==> flow/design.v <==
`timescale 1ns / 1ps
module alu_top(
    input             clk,
    input      [31:0] a_in,
    input      [31:0] b_in,
    input      [3:0]  aluc_in,
    output reg [31:0] r_out,
    output reg        zero_out,
    output reg        overflow_out
    );
    reg  [31:0] a_q, b_q;
    reg  [3:0]  aluc_q;
    wire [31:0] r;
    wire        zero, overflow;
    alu u_alu(.a(a_q), .b(b_q), .overflow(overflow), .zero(zero), .r(r), .aluc(aluc_q));
    always @(posedge clk) begin
        a_q          <= a_in;
        b_q          <= b_in;
        aluc_q       <= aluc_in;
        r_out        <= r;
        zero_out     <= zero;
        overflow_out <= overflow;
    end
endmodule

`timescale 1ns / 1ps
module alu(
    input [31:0]a,
    input [31:0]b,
    output overflow,
    output zero,
    output [31:0]r,
    input [3:0] aluc   
    );
    parameter Add    =    3'b000;     
    parameter Addu    =    3'b010;     
    parameter Sub    =     3'b001;     
    parameter Subu    =    3'b011;     
    parameter And    =    3'b100;     
    parameter Or    =    3'b101;     
    parameter Xor    =    3'b110;     
	 parameter Lui1    =    3'b111;     
	 wire signed [31:0] sa=a,sb=b;
	 reg [32:0]result;
always@(*)begin
        case(aluc)
            Addu: begin
                result=a+b;
            end
            Subu: begin
                result=a-b;
            end
            Add: begin
                result=sa+sb;
            end
            Sub: begin
                result=sa-sb;
            end
            And: begin
                result=a&b;
            end
            Or: begin
                result=a|b;
            end
            Xor: begin
                result=a^b;
            end
            Lui1: begin
				result = {b[15:0], 16'b0};
				end
            default:
                result=a+b;
        endcase
    end
    assign r=result[31:0];
    assign zero=(r==32'b0)?1:0;
    assign overflow=result[32];
endmodule
# Reports on alu_top
# The steps from the RTL of alu_top to its reports follow in flow order.
# Lines are those of the file above, counted from 1.
# Library cell names are shortened.
# A cell with - has no value.
dict set report inputs {
  top_module {alu_top}
  clk_port {clk}
  lib {sky130hd}
  lib_corner {tt_025C_1v80}
}

# After elaboration
# Yosys after proc, flatten, opt, wreduce and memory -nomap, before mapping. Enables and synchronous resets that opt folds into registers are not counted as muxes. Memory bits, and registers merged into a memory's read port (data or address), are not among the register bits. Print and check cells are not counted.
dict set report bits {
  in_bits 69
  output_inout_bits 34
  register_bits 102
}
dict set report op_classes {
  addsub 4
  n_logic 3
  eq_ne 6
  reduce_logical 2
  n_mux 2
}
# cell count
set op_table {}
lappend op_table {{case mux 33 bit (select 7 bit)} 1}
lappend op_table {{adder 32 x 32 -> 33 bit} 2}
lappend op_table {{subtractor 32 x 32 -> 33 bit} 2}
lappend op_table {{AND 32 bit} 1}
lappend op_table {{OR 32 bit} 1}
lappend op_table {{bitwise XOR 32 bit} 1}
lappend op_table {{zero test 32 bit} 1}
lappend op_table {{equality test 4 x 3 -> 1 bit with constant B} 4}
lappend op_table {{equality test 4 x 1 -> 1 bit with constant B} 1}
lappend op_table {{equality test 4 x 2 -> 1 bit with constant B} 1}
lappend op_table {{zero test 4 bit} 1}
lappend op_table {{two-way mux 1 bit} 1}

# Logic depth
# Depth = most cells in a row (Yosys ltp): at word level without a register or memory, in the mapped netlist without a sequential cell, where the memories' decode and read muxes count.
dict set report depth {
  word_depth 4
  abc_area 0
  mapped_depth 24
  mapped_depth_nobuf 21
}

# After synthesis
# The flow's flattened synthesis, as Yosys stat reports it; memories are mapped. The netlist is that of the ABC_AREA named above (0 if unset); the other value can give another one.
# Totals and module areas in this step are rounded.
# cell_type count area_total_um2
set types {}
lappend types {dfxtp_1 102 2.04E+03}
lappend types {ha_1 128 1.6E+03}
lappend types {xnor2_1 86 753.222}
lappend types {nand2_1 91 341.578}
lappend types {nor2_1 90 337.824}
lappend types {inv_1 89 334.07}
lappend types {a21oi_1 64 320.307}
lappend types {mux2i_1 25 250.24}
lappend types {o21ai_0 41 205.197}
lappend types {mux4_2 9 202.694}
lappend types {a21o_1 23 172.666}
lappend types {xor2_1 18 157.651}
lappend types {clkbuf_1 29 108.854}
lappend types {o221ai_1 12 105.101}
lappend types {nand4_1 16 100.096}
lappend types {nor3_1 20 100.096}
lappend types {o22ai_1 16 100.096}
lappend types {a211oi_1 13 97.594}
# Other cell types: 66; their cells: 245.
dict set report mapped {
  buf_cells 48
  synth_area_mm2 0.0092
  stdcells 1117
  sequential_area_mm2 0.002
  ffs 102
}
# By module: a second synthesis without flattening, with its own total; a netlist apart from the flattened one above.
dict set report unflattened {
  hier_cells 1147
  hier_area_mm2 0.0093
}
# Rows give one instance, submodules left out.
# mod n_cells instances mod_area_mm2
set modules {}
lappend modules {alu 1045 1 0.0073}
lappend modules {alu_top 102 1 0.002}

# Path before layout
# Path of least setup slack by OpenSTA after synthesis, without wires, with an ideal clock, recovery checks aside; 20% of the period is set as input and as output delay. Where synthesis merged equal registers, the netlist keeps one of their names.
dict set report synth_timing {
  path_type {register to register}
  start {reg aluc_q[1]}
  end {reg zero_out}
  path_slack_ns -0.089
  period_ns 6.0
  arrival_time_ns 6.025
  launch_ns 0.000
  required_ns 5.935
  delay_ns 6.090
  path_stages 25
  path_buffers 9
  synth_period_reached_ns 6.089
}
# "delay_ns" is the arrival time less input delay plus setup time.
# "path_stages" counts driving pins, that of a launching flip-flop among them; a cell with two outputs on the path counts twice.
# "synth_period_reached_ns" = period - worst setup slack (recovery checks aside). The figure is calculated, with input and output delays left at 20% of the set period.
# Between the ends stands the longest chain of elaborated cells between them, by number of cells; it is not shown to be the way that was timed. Of several equally long chains one is given.
# Each line given opens the expression or statement behind the cell; cells for indexed reads and writes are added by Yosys, which also makes memories of some case tables.
dict set report synth_via {
  path_cell_list {dfxtp_1 > buf_6 > buf_6 > buf_6 > buf_2 > buf_1 > clkbuf_1 > clkbuf_1 > and3_1 > clkbuf_1 > buf_1 > nor2_1 > xnor2_1 > ha_1 > nand2b_1 > a21boi_1 > o21ai_4 > o21ai_1 > xnor2_1 > o221ai_1 > or4_1 > or4_1 > or4_1 > or4_1 > nor2_1}
  elab_chain_len 4
  cone_cells 10
  cone_classes {eq/ne (6); mux (2); reduce/logical (2)}
}
# element line
set synth_lines {}
lappend synth_lines {{start, declared} 12} ;# reg  [3:0]  aluc_q;
lappend synth_lines {{start, assigned} 19} ;# aluc_q       <= aluc_in;
lappend synth_lines {{equality test 4 x 3 -> 1 bit} 46} ;# case(aluc)
lappend synth_lines {{case mux 33 bit (select 7 bit)} 46}
lappend synth_lines {{zero test 32 bit} 76} ;# assign zero=(r==32'b0)?1:0;
lappend synth_lines {{two-way mux 1 bit} 76}
lappend synth_lines {{end, assigned} 21} ;# zero_out     <= zero;
lappend synth_lines {{end, declared} 8} ;# output reg        zero_out,
# Nets of the timed path that keep an RTL name, with a line that drives or declares them; the list need not be complete.
# signal line
set synth_nets {}
lappend synth_nets {r[10] 46}

# Timing after layout
# From the final timing report of flow run 1: the path of least setup slack in the routed layout; clock arrival at registers is part of the times.
dict set report layout_timing {
  path_type {register to register}
  start {reg b_q[13]}
  end {reg zero_out}
  path_buffers 1
  path_slack_ns 1.15
  arrival_time_ns 5.84
  required_ns 6.99
  launch_ns 0.36
  path_stages 20
  period_ns 6.68
}
# Between the ends stands the longest chain of elaborated cells between them, by number of cells; it is not shown to be the way that was timed. Of several equally long chains one is given.
dict set report layout_via {
  path_cell_list {dfxtp_2 > or3_1 > nand2b_1 > or3_4 > nor4_4 > nand4_1 > nor4_2 > buf_4 > nand2_1 > nand2_1 > xnor2_1 > ha_2 > nor3b_1 > nor4_1 > nand4b_1 > or4_4 > or4_4 > or4_4 > or4_4 > nor2_2}
  elab_chain_len 4
  cone_cells 10
  cone_classes {add/sub (4); mux (2); logic (3); reduce/logical (1)}
}
# element line
set layout_lines {}
lappend layout_lines {{start, declared} 11} ;# reg  [31:0] a_q, b_q;
lappend layout_lines {{start, assigned} 18} ;# b_q          <= b_in;
lappend layout_lines {{adder 32 x 32 -> 33 bit} 72} ;# result=a+b;
lappend layout_lines {{case mux 33 bit (select 7 bit)} 46} ;# case(aluc)
lappend layout_lines {{zero test 32 bit} 76} ;# assign zero=(r==32'b0)?1:0;
lappend layout_lines {{two-way mux 1 bit} 76}
lappend layout_lines {{end, assigned} 21} ;# zero_out     <= zero;
lappend layout_lines {{end, declared} 8} ;# output reg        zero_out,

# Module alu_top, platform sky130hd: 5 stored runs of the flow (Yosys, OpenROAD) with differing settings, in no particular order. Input and output delays are each 20% of the period that was set; the output load is 0.01 pF.
# "achievedPeriod_ns" = clock period - worst setup slack. The figure is calculated, with input and output delays left at 20% of the set period.
# "worst_path_time_ns" is the time allowed to the run's worst setup path (the clock period less input and output delay, where it has them) less its slack. Clock arrival times count: a late capture clock shortens it, a late launch clock lengthens it.
# By "fin_power_uw" is meant OpenSTA's value without simulated activity: inputs other than the clock are taken to toggle once in ten clock periods, and the tool carries that through the logic.
# Measured values are rounded.
run="flow run 1" settings CAP_MARGIN=25 CELL_PAD_IN_SITES_GLOBAL_PLACEMENT=2 CORE_MARGIN=4 CORE_UTILIZATION=39 CTS_CLUSTER_DIAMETER=169 CTS_CLUSTER_SIZE=48 GPL_ROUTABILITY_DRIVEN=0 MIN_ROUTING_LAYER="met1" SETUP_SLACK_MARGIN=0.97 SLEW_MARGIN=25 TNS_END_PERCENT=100 period_ns=6.68
run="flow run 1" results achievedPeriod_ns=5.530 final_cell_area_mm2=0.011 worst_path_time_ns=5.53 timing.worst_path_kind="register to register" die_area_mm2=0.026 synthArea_mm2=0.0092 fin_hold_ws_ns=0.73 fin_power_uw=2300 setup_ws_ns=1.2 finish.utilization_frac=0.49 tns_ns=0.000
run="flow run 2" settings ABC_AREA=0 CAP_MARGIN=40 CELL_PAD_IN_SITES_GLOBAL_PLACEMENT=1 CTS_CLUSTER_DIAMETER=104 GPL_ROUTABILITY_DRIVEN=0 GPL_TIMING_DRIVEN=0 PLACE_DENSITY_LB_ADDON=0.14 SLEW_MARGIN=35 period_ns=6.54 CORE_MARGIN=2 CORE_UTILIZATION=40
run="flow run 2" results setup_ws_ns=0.15 fin_hold_ws_ns=0.80 fin_power_uw=2200 synthArea_mm2=0.0092 worst_path_time_ns=6.39 timing.worst_path_kind="register to register" die_area_mm2=0.024 final_cell_area_mm2=0.011 finish.utilization_frac=0.49 achievedPeriod_ns=6.387 tns_ns=0.000
run="flow run 3" settings CELL_PAD_IN_SITES_GLOBAL_PLACEMENT=3 CORE_UTILIZATION=25 CTS_CLUSTER_SIZE=88 GPL_ROUTABILITY_DRIVEN=1 MIN_ROUTING_LAYER="met2" PLACE_DENSITY_LB_ADDON=0.0 SETUP_SLACK_MARGIN=-0.94 TNS_END_PERCENT=25 period_ns=10.1 CAP_MARGIN=20 CORE_MARGIN=2 SLEW_MARGIN=20
run="flow run 3" results setup_ws_ns=2.2 final_cell_area_mm2=0.011 synthArea_mm2=0.0092 die_area_mm2=0.038 worst_path_time_ns=7.91 timing.worst_path_kind="register to register" finish.utilization_frac=0.3 achievedPeriod_ns=7.910 fin_hold_ws_ns=0.80 fin_power_uw=1600 tns_ns=0.000
run="flow run 4" settings CELL_PAD_IN_SITES_DETAIL_PLACEMENT=2 CELL_PAD_IN_SITES_GLOBAL_PLACEMENT=2 CORE_UTILIZATION=40 CTS_CLUSTER_SIZE=79 GPL_ROUTABILITY_DRIVEN=0 GPL_TIMING_DRIVEN=1 MIN_ROUTING_LAYER="met2" PLACE_DENSITY=0.86 period_ns=7.44 CAP_MARGIN=20 CORE_MARGIN=2 SLEW_MARGIN=20
run="flow run 4" results finish.utilization_frac=0.48 final_cell_area_mm2=0.011 fin_power_uw=2100 setup_ws_ns=0.18 achievedPeriod_ns=7.262 tns_ns=0.000 synthArea_mm2=0.0092 fin_hold_ws_ns=0.87 worst_path_time_ns=7.26 timing.worst_path_kind="register to register" die_area_mm2=0.024
run="flow run 5" settings CORE_UTILIZATION=40 period_ns=6.0 CAP_MARGIN=20 CORE_MARGIN=2 SLEW_MARGIN=20
run="flow run 5" results finish.utilization_frac=0.48 achievedPeriod_ns=5.643 die_area_mm2=0.024 fin_hold_ws_ns=0.80 synthArea_mm2=0.0092 worst_path_time_ns=5.64 timing.worst_path_kind="register to register" tns_ns=0.000 setup_ws_ns=0.36 fin_power_uw=2400 final_cell_area_mm2=0.011
